==> flow/design.v <==
`timescale 1ns / 1ps
module FreqCounter(
	 input clock,
	 input reset,
	 input IPS_left,
     input IPS_mid,
     input IPS_right,
	 input signalleftred,
	 input signalleftblue,
	 input signalrightred,
	 input signalrightblue,	 
	 output right_red,
	 output left_red,
	 output left_forward,
     output left_backward,
     output right_forward,
     output right_backward,
	 output a, b, c, d, e, f, g,  
     output [3:0]an
    );
parameter countToR = 53711;  
parameter countToL = 53711;  
parameter Delay = 195313;  
reg [15:0] right_red_freq_count;
reg [15:0] left_red_freq_count;
reg [15:0] right_blue_freq_count;
reg [15:0] left_blue_freq_count;
reg [15:0] freq_outR;
reg [15:0] freqHold0R;
reg [15:0] freqHold1R;
reg [15:0] freqHold2R;
reg [15:0] freqHold3R;
reg [15:0] freqHold4R;
reg [15:0] freqHold5R;
reg [15:0] freqHold6R;
reg [15:0] freqHold7R;
reg [15:0] freqHold8R;
reg [15:0] freqHold9R;
reg [15:0] freqHold10R;
reg [15:0] freqHold11R;
reg [15:0] freqHold12R;
reg [15:0] freqHold13R;
reg [15:0] freqHold14R;
reg [15:0] freqHold15R;
reg [15:0] freq_outL;
reg [15:0] freqHold0L;
reg [15:0] freqHold1L;
reg [15:0] freqHold2L;
reg [15:0] freqHold3L;
reg [15:0] freqHold4L;
reg [15:0] freqHold5L;
reg [15:0] freqHold6L;
reg [15:0] freqHold7L;
reg [15:0] freqHold8L;
reg [15:0] freqHold9L;
reg [15:0] freqHold10L;
reg [15:0] freqHold11L;
reg [15:0] freqHold12L;
reg [15:0] freqHold13L;
reg [15:0] freqHold14L;
reg [15:0] freqHold15L;
reg temp_right_red;
reg temp_left_red;
reg [15:0] fcountR;
reg [15:0] fcountL;
reg [10:0] scounterR;
reg [10:0] scounterL;
reg [10:0] dcounter;
reg [10:0] swidthR;
reg [10:0] swidthL;
reg old_sig1;
reg old_sig2;
reg old_sig3;
reg old_sig4;
reg [4:0] debounce_sig1;
reg [4:0] debounce_sig2;
reg [4:0] debounce_sig3;
reg [4:0] debounce_sig4;
reg [2:0] avClkR;
reg [2:0] avClkL;
reg [18:0] freqTempR;
reg [18:0] freqTempL;
reg [3:0]temp_an;
reg [6:0]temp_sseg;
reg [9:0] mcounter;  
reg [9:0] mwidth;    
reg temp_left_forward;       
reg temp_left_backward;      
reg temp_right_forward;
reg temp_right_backward;
reg [2:0] state;
reg [17:0] servodelaycount;
reg incflag;
always @(posedge clock) begin
  if (reset) begin
	fcountR = 16'b0;
	fcountL = 16'b0;
	scounterR = 11'b0;
	scounterL = 11'b0;
	dcounter = 11'b0;
	old_sig1 = 1'b0;
	old_sig2 = 1'b0;
	old_sig3 = 1'b0;
	old_sig4 = 1'b0;
	freq_outR = 16'b0;
	freq_outL = 16'b0;
	right_red_freq_count = 16'b0;
	left_red_freq_count = 16'b0;
	right_blue_freq_count = 16'b0;
	left_blue_freq_count = 16'b0;
	avClkR = 3'b0;
	freqTempR <= 19'b0;
	freqHold0R = 16'b0;
	freqHold1R = 16'b0;
	freqHold2R = 16'b0;
	freqHold3R = 16'b0;
	freqHold4R = 16'b0;
	freqHold5R = 16'b0;
	freqHold6R = 16'b0;
	freqHold7R = 16'b0;
	freqHold8R = 16'b0;
	freqHold9R = 16'b0;
	freqHold10R = 16'b0;
	freqHold11R = 16'b0;
	freqHold12R = 16'b0;
	freqHold13R = 16'b0;
	freqHold14R = 16'b0;
	freqHold15R = 16'b0;
	avClkL = 3'b0;
	freqTempL <= 19'b0;
	freqHold0L = 16'b0;
	freqHold1L = 16'b0;
	freqHold2L = 16'b0;
	freqHold3L = 16'b0;
	freqHold4L = 16'b0;
	freqHold5L = 16'b0;
	freqHold6L = 16'b0;
	freqHold7L = 16'b0;
	freqHold8L = 16'b0;
	freqHold9L = 16'b0;
	freqHold10L = 16'b0;
	freqHold11L = 16'b0;
	freqHold12L = 16'b0;
	freqHold13L = 16'b0;
	freqHold14L = 16'b0;
	freqHold15L = 16'b0;
	debounce_sig1 = 5'b0;
	debounce_sig2 = 5'b0;
	debounce_sig3 = 5'b0;
	debounce_sig4 = 5'b0;
	temp_right_red <= 1'b0;
	temp_left_red <= 1'b0;
  end
  else begin
	fcountR = fcountR + 1;
	fcountL = fcountL + 1;
	scounterR = scounterR + 1;
	scounterL = scounterL + 1;
	dcounter = dcounter + 1;
	debounce_sig1[0] = signalleftred;
	debounce_sig2[0] = signalleftblue;
	debounce_sig3[0] = signalrightred;
	debounce_sig4[0] = signalrightblue;
	debounce_sig1 = debounce_sig1 << 1;
	debounce_sig2 = debounce_sig2 << 1;
	debounce_sig3 = debounce_sig3 << 1;
	debounce_sig4 = debounce_sig4 << 1;
	if ((&debounce_sig1) | (~&debounce_sig1))begin
		if ((signalleftred != old_sig1)) begin
			left_red_freq_count = left_red_freq_count +1;
		end
	end
	if ((&debounce_sig2) | (~&debounce_sig2))begin
        if ((signalleftblue != old_sig2)) begin
            left_blue_freq_count = left_blue_freq_count +1;
        end
    end	
	if ((&debounce_sig3) | (~&debounce_sig3))begin
        if ((signalrightred != old_sig3)) begin
            right_red_freq_count = right_red_freq_count +1;
        end
    end
	if ((&debounce_sig4) | (~&debounce_sig4))begin
        if ((signalrightblue != old_sig4)) begin
            right_blue_freq_count = right_blue_freq_count +1;
        end
    end        
	if (fcountR >= (countToR >> 4)) begin
		freq_outR = right_red_freq_count << 3; 
		freq_outR = right_blue_freq_count << 3; 
		fcountR = 0;
		right_red_freq_count = 0;		
		right_blue_freq_count = 0;
		avClkR = avClkR + 1;
	end
	case (avClkR)
            0 : freqHold0R = freq_outR;
            1 : freqHold1R = freq_outR;
            2 : freqHold2R = freq_outR;
            3 : freqHold3R = freq_outR;
            4 : freqHold4R = freq_outR;
            5 : freqHold5R = freq_outR;
            6 : freqHold6R = freq_outR;
            7 : begin
                    freqHold7R = freq_outR;
                    freqTempR <= freqHold0R + freqHold1R + freqHold2R + freqHold3R +freqHold4R + freqHold5R + freqHold6R + freqHold7R+freqHold8R + freqHold9R + freqHold10R + freqHold11R +freqHold12R + freqHold13R + freqHold14R + freqHold15R;
                 end
          default :;
      endcase
	if (fcountL >= (countToL >> 4)) begin		
		freq_outL = left_red_freq_count << 3; 
		freq_outL = left_blue_freq_count << 3; 
		fcountL = 0;		
		left_red_freq_count = 0;		
		left_blue_freq_count = 0;
		avClkL = avClkL + 1;
	end
    case (avClkL)
		0 : freqHold0L = freq_outL;
		1 : freqHold1L = freq_outL;
		2 : freqHold2L = freq_outL;
		3 : freqHold3L = freq_outL;
		4 : freqHold4L = freq_outL;
		5 : freqHold5L = freq_outL;
		6 : freqHold6L = freq_outL;
		7 : begin
				freqHold7L = freq_outL;
				freqTempL <= freqHold0L + freqHold1L + freqHold2L + freqHold3L +freqHold4L + freqHold5L + freqHold6L + freqHold7L + freqHold8L + freqHold9L + freqHold10L + freqHold11L +freqHold12L + freqHold13L + freqHold14L + freqHold15L;
			 end
		default :;
	endcase
	old_sig1 = signalleftred;
	old_sig2 = signalleftblue;
	old_sig3 = signalrightred;
	old_sig4 = signalrightblue;
	freqHold8R = freqHold0R;
	freqHold9R = freqHold1R;
	freqHold10R = freqHold2R;
	freqHold11R = freqHold3R;
	freqHold12R = freqHold4R;
	freqHold13R = freqHold5R;
	freqHold14R = freqHold6R;
	freqHold15R = freqHold7R;
    freqHold8L = freqHold0L;
    freqHold9L = freqHold1L;
    freqHold10L = freqHold2L;
    freqHold11L = freqHold3L;
    freqHold12L = freqHold4L;
    freqHold13L = freqHold5L;
    freqHold14L = freqHold6L;
    freqHold15L = freqHold7L;
    if (scounterR < swidthR) begin        
        temp_right_red <= 1;
    end
    else begin
        temp_right_red <= 0;
    end
    if (scounterL < swidthL) begin        
        temp_left_red <= 1;
    end
    else begin
        temp_left_red <= 0;
    end
  end
end
    always @ (posedge clock) begin
      if (reset) begin
        mcounter = 10'b0;
        temp_left_forward <= 1'b0;
        temp_left_backward <= 1'b0;
        temp_right_forward <= 1'b0;
        temp_right_backward <= 1'b0;
      end
      else begin
        mcounter = mcounter + 1;   
        if (IPS_left == 1 && IPS_mid == 1 && IPS_right == 0) begin              
            temp_left_backward <= 0;
            temp_right_forward <= 0;            
            if (mcounter < mwidth) begin
                temp_left_forward <= 1;
                temp_right_backward <= 1;
              end 
            else begin
                temp_left_forward <= 0;
                temp_right_backward <= 0;
              end            
        end
        if (IPS_left == 1 && IPS_mid == 0 && IPS_right == 1) begin              
            temp_left_backward <= 0;
            temp_right_backward <= 0;            
            if (mcounter < mwidth) begin
                temp_left_forward <= 1;
                temp_right_forward <= 1;
              end 
            else begin
                temp_left_forward <= 0;
                temp_right_forward <= 0;
              end            
        end
        if (IPS_left == 1 && IPS_mid == 0 && IPS_right == 0) begin              
            temp_left_backward <= 0;
            temp_right_forward <= 0;            
            temp_right_backward <= 0;
            if (mcounter < mwidth) begin
                temp_left_forward <= 1;                
              end 
            else begin
                temp_left_forward <= 0;                
              end            
        end 
        if (IPS_left == 0 && IPS_mid == 1 && IPS_right == 1) begin              
            temp_left_forward <= 0;
            temp_right_backward <= 0;            
            if (mcounter < mwidth) begin
                temp_left_backward <= 1;
                temp_right_forward <= 1;
              end 
            else begin
                temp_left_backward <= 0;
                temp_right_forward <= 0;
              end            
        end          
        if (IPS_left == 0 && IPS_mid == 0 && IPS_right == 1) begin              
            temp_left_forward <= 0;
            temp_left_backward <= 0;                        
            temp_right_backward <= 0;
            if (mcounter < mwidth) begin
                temp_right_forward <= 1;                
              end 
            else begin
                temp_right_forward <= 0;                
              end            
        end 
      end
    end
    always @ (*) begin
         if (IPS_left == 0 || IPS_mid == 0 || IPS_right == 0) begin   
             mwidth = 10'd1023;
         end
         else begin               
             mwidth = 10'd0;      
         end
       end
       always @(posedge clock) begin
          if (reset) begin
            swidthR <= 11'd220;
            swidthL <= 11'd59;
            state = 3'b000;
            servodelaycount = 18'b0;
            incflag = 1'b0;
          end
          else begin
            servodelaycount = servodelaycount + 1;
            case(state)
                3'b000: begin
                    incflag = 0;
                    if (((freqTempR >> 4) >= 250)) begin
                        state = 3'b100;
                    end
                    if (((freqTempL >> 4) >= 250)) begin
                        state = 3'b101;
                    end
                end    
                3'b001: begin 
                    if (incflag == 0) begin
                        swidthR <= swidthR - 11'd54;
                        incflag = 1;
                    end
                    if (servodelaycount>=Delay)begin
                        swidthL <= swidthL + 11'd54;
                        state = 3'b011;
                    end
                end
                3'b010: begin
                    if (incflag == 0) begin
                        swidthL <= swidthL + 11'd54;
                        incflag = 1;
                    end
                    if (servodelaycount>=Delay)begin
                        swidthR <= swidthR - 11'd54;
                        state = 3'b011;
                    end
                end
                3'b011: begin
                    servodelaycount = 0;
                    state = 3'b000;
                end 
                3'b100: begin
                    servodelaycount = 0;
                    state = 3'b001;
                end  
                3'b101: begin
                    servodelaycount = 0;
                    state = 3'b010;
                end           
           endcase
          end
       end
always @ (*) begin      
     case(dcounter[10:9])               
               2'b00 :   
                begin                 
                 temp_an = 4'b1110;
                  if (((freqTempR >> 4) >= 250) || ((freqTempL >> 4) >= 250)) begin
                    temp_sseg = 7'b1000110;   
                  end
                  else begin
                    temp_sseg = 7'b1111111;   
                  end
                end
              2'b01:   
                begin
                temp_an = 4'b1101;
                    if ((((freqTempR >> 4) < 250) &&  ((freqTempR >> 4) > 25)) || (((freqTempL >> 4) < 250) && ((freqTempL >> 4) > 25))) begin
                        temp_sseg = 7'b0001110;  
                    end 
                    else begin
                        temp_sseg = 7'b1111111;  
                    end
                end 
               2'b10:   
                begin
                 temp_an = 4'b1011;
                 temp_sseg = 7'b1111111;    
                end
               2'b11:   
                begin
                 temp_an = 4'b0111;                 
                 temp_sseg = 7'b1111111;   
                end
    endcase
end
  assign right_red = temp_right_red;
  assign left_red = temp_left_red;
  assign an = temp_an;
  assign {g, f, e, d, c, b, a} = temp_sseg;
  assign left_forward = temp_left_forward;
  assign left_backward = temp_left_backward;
  assign right_forward = temp_right_forward;        
  assign right_backward = temp_right_backward;
endmodule
From RTL to reports: FreqCounter

The steps from the RTL of FreqCounter to its reports follow in flow order.
Lines are those of the file above, counted from 1.
Cell names lack the library's common part.
The mark - stands for no value.

Top: FreqCounter
Clock port: clock
Cell library: sky130hd
Library corner: tt_025C_1v80

Word level

Source: Yosys, flattened and elaborated, memories not mapped. Widths are those after wreduce. Registers that Yosys merges into a memory's read port (data or address) are not register bits. Print and check cells do not count.

Output and inout bits: 17
Register bits: 491
Elaborated cells: 241

$add $sub $neg: 43
Bitwise logic cells: 3
Reduce/logical cells: 52
$lt $le $gt $ge: 12
Equal/unequal tests: 30
Mux-type cells: 56

Operators by type and width:

| kind                                                         | number |
| adder 19 x 16 -> 19 bit                                      | 24 |
| two-way mux 16 bit                                           | 20 |
| OR reduction 7 bit                                           | 16 |
| adder 16 x 1 -> 16 bit with constant B                       | 4 |
| parallel mux 11 bit (select 2 bit)                           | 2 |
| two-way mux 11 bit                                           | 4 |
| adder 18 x 16 -> 19 bit                                      | 2 |
| adder 17 x 16 -> 18 bit                                      | 2 |
| adder 16 x 16 -> 17 bit                                      | 2 |
| adder 11 x 1 -> 11 bit with constant B                       | 3 |
| greater-or-equal comparator 16 x 12 -> 1 bit with constant B | 2 |
| greater-than comparator 15 x 5 -> 1 bit with constant B      | 2 |
| greater-or-equal comparator 15 x 8 -> 1 bit with constant B  | 2 |
| < comparator 15 x 8 -> 1 bit with constant B                 | 2 |
| == test 3 bit with constant B                                | 10 |
| two-way mux 13 bit                                           | 2 |
| < comparator 11 bit                                          | 2 |
| parallel mux 7 bit (select 3 bit)                            | 1 |
| two-way mux 3 bit                                            | 7 |
| adder 18 x 1 -> 18 bit with constant B                       | 1 |
| greater-or-equal comparator 18 bit with constant B           | 1 |
| == test 3 x 2 -> 1 bit with constant B                       | 6 |
| parallel mux 4 bit (select 4 bit)                            | 1 |
| parallel mux 3 bit (select 5 bit)                            | 1 |
| two-way mux 1 bit                                            | 14 |
| logical AND 1 bit                                            | 11 |
| adder 11 x 6 -> 11 bit with constant B                       | 1 |
| subtractor 11 x 6 -> 11 bit with constant B                  | 1 |

Not listed: further kinds 27, cells in them 50.

Logic depth

Longest topological path by Yosys (ltp), each cell counted once; first at word level (registers and memories cut), then after technology mapping (sequential cells cut; the memories' decode and read muxes count).

Depth in word-level cells: 15
ABC_AREA: 0
Gate-level depth with buffers: 28
Gate-level depth less buffers: 25

Netlist

Yosys stat after the flow's synthesis: flattened, memories mapped to cells. It holds for the ABC_AREA given above (unset counts as 0); a run with the other value may have another netlist.
The area totals of this step are shown rounded.

Mapped cells: 2,767
Sequential part of the area: 0.00953 mm^2
Flip-flop cells: 476
Cell area after synthesis: 0.026 mm^2

Cells by type:

| type     | number | total area (um^2) |
| dfxtp_1  | 476    | 9.53E+03 |
| fa_1     | 220    | 4.4E+03 |
| mux2i_1  | 115    | 1.15E+03 |
| inv_1    | 276    | 1.04E+03 |
| nor2_1   | 276    | 1.04E+03 |
| nand2_1  | 241    | 904.618 |
| ha_1     | 70     | 875.84 |
| xnor2_1  | 75     | 656.88 |
| nand3_1  | 125    | 625.6 |
| o22ai_1  | 100    | 625.6 |
| a21oi_1  | 123    | 615.59 |
| xor2_1   | 50     | 437.92 |
| clkbuf_1 | 85     | 319.056 |
| and3_1   | 50     | 312.8 |
| and2_1   | 47     | 294.032 |
| o21ai_0  | 45     | 225.216 |
| o21ai_1  | 36     | 180.173 |
| mux2_2   | 14     | 157.651 |

Other cell types: 69; their cells: 343.

Path before layout

Path of least setup slack by OpenSTA after synthesis, without wires, with an ideal clock, recovery checks aside; 20% of the period is set as input and as output delay. Where synthesis merged equal registers, the netlist keeps one of their names.

Path kind: input to register
Start point: input port signalrightblue
End point: register freqTempR[18]
Path buffers: 0
Clock period: 10.0 ns
Data arrival time: 7.056 ns
Delay of the path: 5.182 ns
Driving pins on the path: 22
Path slack: 2.818 ns
External input delay: 2.000 ns
Period reached after synthesis: 7.182 ns

"delay of the path" is the arrival time less input delay plus setup time.
"driving pins on the path": output pins that drive a net of the path, with the launching flip-flop's if there is one; two outputs of one cell count as two.
"period reached after synthesis" = period - worst setup slack (recovery checks aside). The figure is calculated, with input and output delays left at 20% of the set period.
The rows between start and end are the longest chain of elaborated cells between them; the timing report does not say that the signal goes this way. Where chains are equally long, one stands for them.
A line is the first line of the expression or statement that the cell stems from. Yosys adds cells for indexed reads and writes and turns some case tables into memories.

Path through: xor2_1 -> nand4_1 -> nor2b_1 -> nand2_1 -> xor2_1 -> o21ai_1 -> o21ai_1 -> inv_2 -> fa_1 -> inv_1 -> fa_1 -> fa_1 -> fa_1 -> inv_1 -> ha_1 -> a21o_1 -> o31ai_1 -> o31ai_1 -> a2111o_1 -> a31oi_1 -> xnor2_1 -> a21oi_1
Cells in the longest elaborated chain: 13
Elaborated cells between the ends (all ways): 13

RTL lines, path after synthesis:

| item                       | RTL line | source |
| from (decl)                | 11       | `input signalrightblue,` |
| != test 1 bit              | 184      | `if ((signalrightblue != old_sig4)) begin` |
| two-way mux 13 bit         | 184      |  |
| two-way mux 16 bit         | 188      | `if (fcountR >= (countToR >> 4)) begin` |
| two-way mux 16 bit         | 95       | `if (reset) begin` |
| adder 19 x 16 -> 19 bit x9 | 206      | `freqTempR <= freqHold0R + freqHold1R + freqHold2R + freqHold3R +freqHold4R + freqHold5R + freqHold6R + freqHol ...` |
| to (assign)                | 112      | `freqTempR <= 19'b0;` |
| to (assign)                | 206      |  |
| to (decl)                  | 81       | `reg [18:0] freqTempR;` |

Timing after layout

From the final timing report of run 1: the path of least setup slack in the routed layout; clock arrival at registers is part of the times.

Path kind: register to register
Start point: register fcountL[1]
End point: register freqTempL[17]
Driving pins on the path: 24
Path slack: 0.09 ns
Clock period: 6.74 ns
Path buffers: 1
Data arrival time: 7.20 ns

The rows between start and end are the longest chain of elaborated cells between them; the timing report does not say that the signal goes this way. Where chains are equally long, one stands for them.
A register here has more assigning lines than the two given.

Path through: dfxtp_4 -> ha_4 -> nand3b_1 -> a22oi_1 -> a311o_1 -> a2111oi_4 -> a2bb2oi_4 -> buf_12 -> mux2_2 -> fa_1 -> inv_1 -> fa_1 -> fa_1 -> inv_1 -> fa_1 -> ha_2 -> o21ai_2 -> a21oi_4 -> o211ai_1 -> nand2_1 -> a221o_1 -> or4_1 -> a41o_1 -> a21oi_2
Cells in the longest elaborated chain: 13
Elaborated cells between the ends (all ways): 16

RTL lines, path after layout:

| item                                         | RTL line | source |
| from (decl)                                  | 65       | `reg [15:0] fcountL;` |
| from (assign)                                | 97       | `fcountL = 16'b0;` |
| from (assign)                                | 156      | `fcountL = fcountL + 1;` |
| adder 16 x 1 -> 16 bit                       | 156      |  |
| greater-or-equal comparator 16 x 12 -> 1 bit | 210      | `if (fcountL >= (countToL >> 4)) begin` |
| two-way mux 16 bit                           | 210      |  |
| two-way mux 16 bit                           | 95       | `if (reset) begin` |
| adder 19 x 16 -> 19 bit x9                   | 228      | `freqTempL <= freqHold0L + freqHold1L + freqHold2L + freqHold3L +freqHold4L + freqHold5L + freqHold6L + freqHol ...` |
| to (assign)                                  | 130      | `freqTempL <= 19'b0;` |
| to (assign)                                  | 228      |  |
| to (decl)                                    | 82       | `reg [18:0] freqTempL;` |

Lab notebook: FreqCounter

FreqCounter through Yosys and OpenROAD on sky130hd: 3 stored runs, unordered, with their settings and measured results. The constraints put input and output delay at 20% of the set period each and load the outputs with 0.01 pF.
Measured values are rounded.
A setting shown as - is not set for that run.

| name                                | run 1  | run 2  | run 3  |
| ABC_AREA                            | 0      | 0      | -      |
| CELL_PAD_IN_SITES_DETAIL_PLACEMENT  | 1      | 0      | 2      |
| CORE_MARGIN                         | 10     | 2      | 2      |
| CORE_UTILIZATION                    | 31     | 29     | 42     |
| GPL_TIMING_DRIVEN                   | 1      | 0      | 1      |
| MIN_ROUTING_LAYER                   | met2   | -      | -      |
| SLEW_MARGIN                         | 15     | 20     | 25     |
| TNS_END_PERCENT                     | 40     | -      | 40     |
| period_ns                           | 6.74   | 5.23   | 14.4   |
| CAP_MARGIN                          | 20     | 40     | 10     |
| CELL_PAD_IN_SITES_GLOBAL_PLACEMENT  | -      | 2      | -      |
| CTS_CLUSTER_DIAMETER                | -      | 224    | 24     |
| PLACE_DENSITY                       | -      | 0.77   | -      |
| PLACE_DENSITY_LB_ADDON              | -      | -      | 0.09   |
| synthesized cell area (mm^2)        | 0.026  | 0.026  | 0.026  |
| std-cell area (final layout) (mm^2) | 0.0304 | 0.0319 | 0.0324 |
| worst slack on setup checks (ns)    | 0.089  | -1.34  | 4.54   |
| die footprint (mm^2)                | 0.0959 | 0.0921 | 0.064  |
| utilization after routing (%)       | 36.4   | 36.0   | 52.7   |
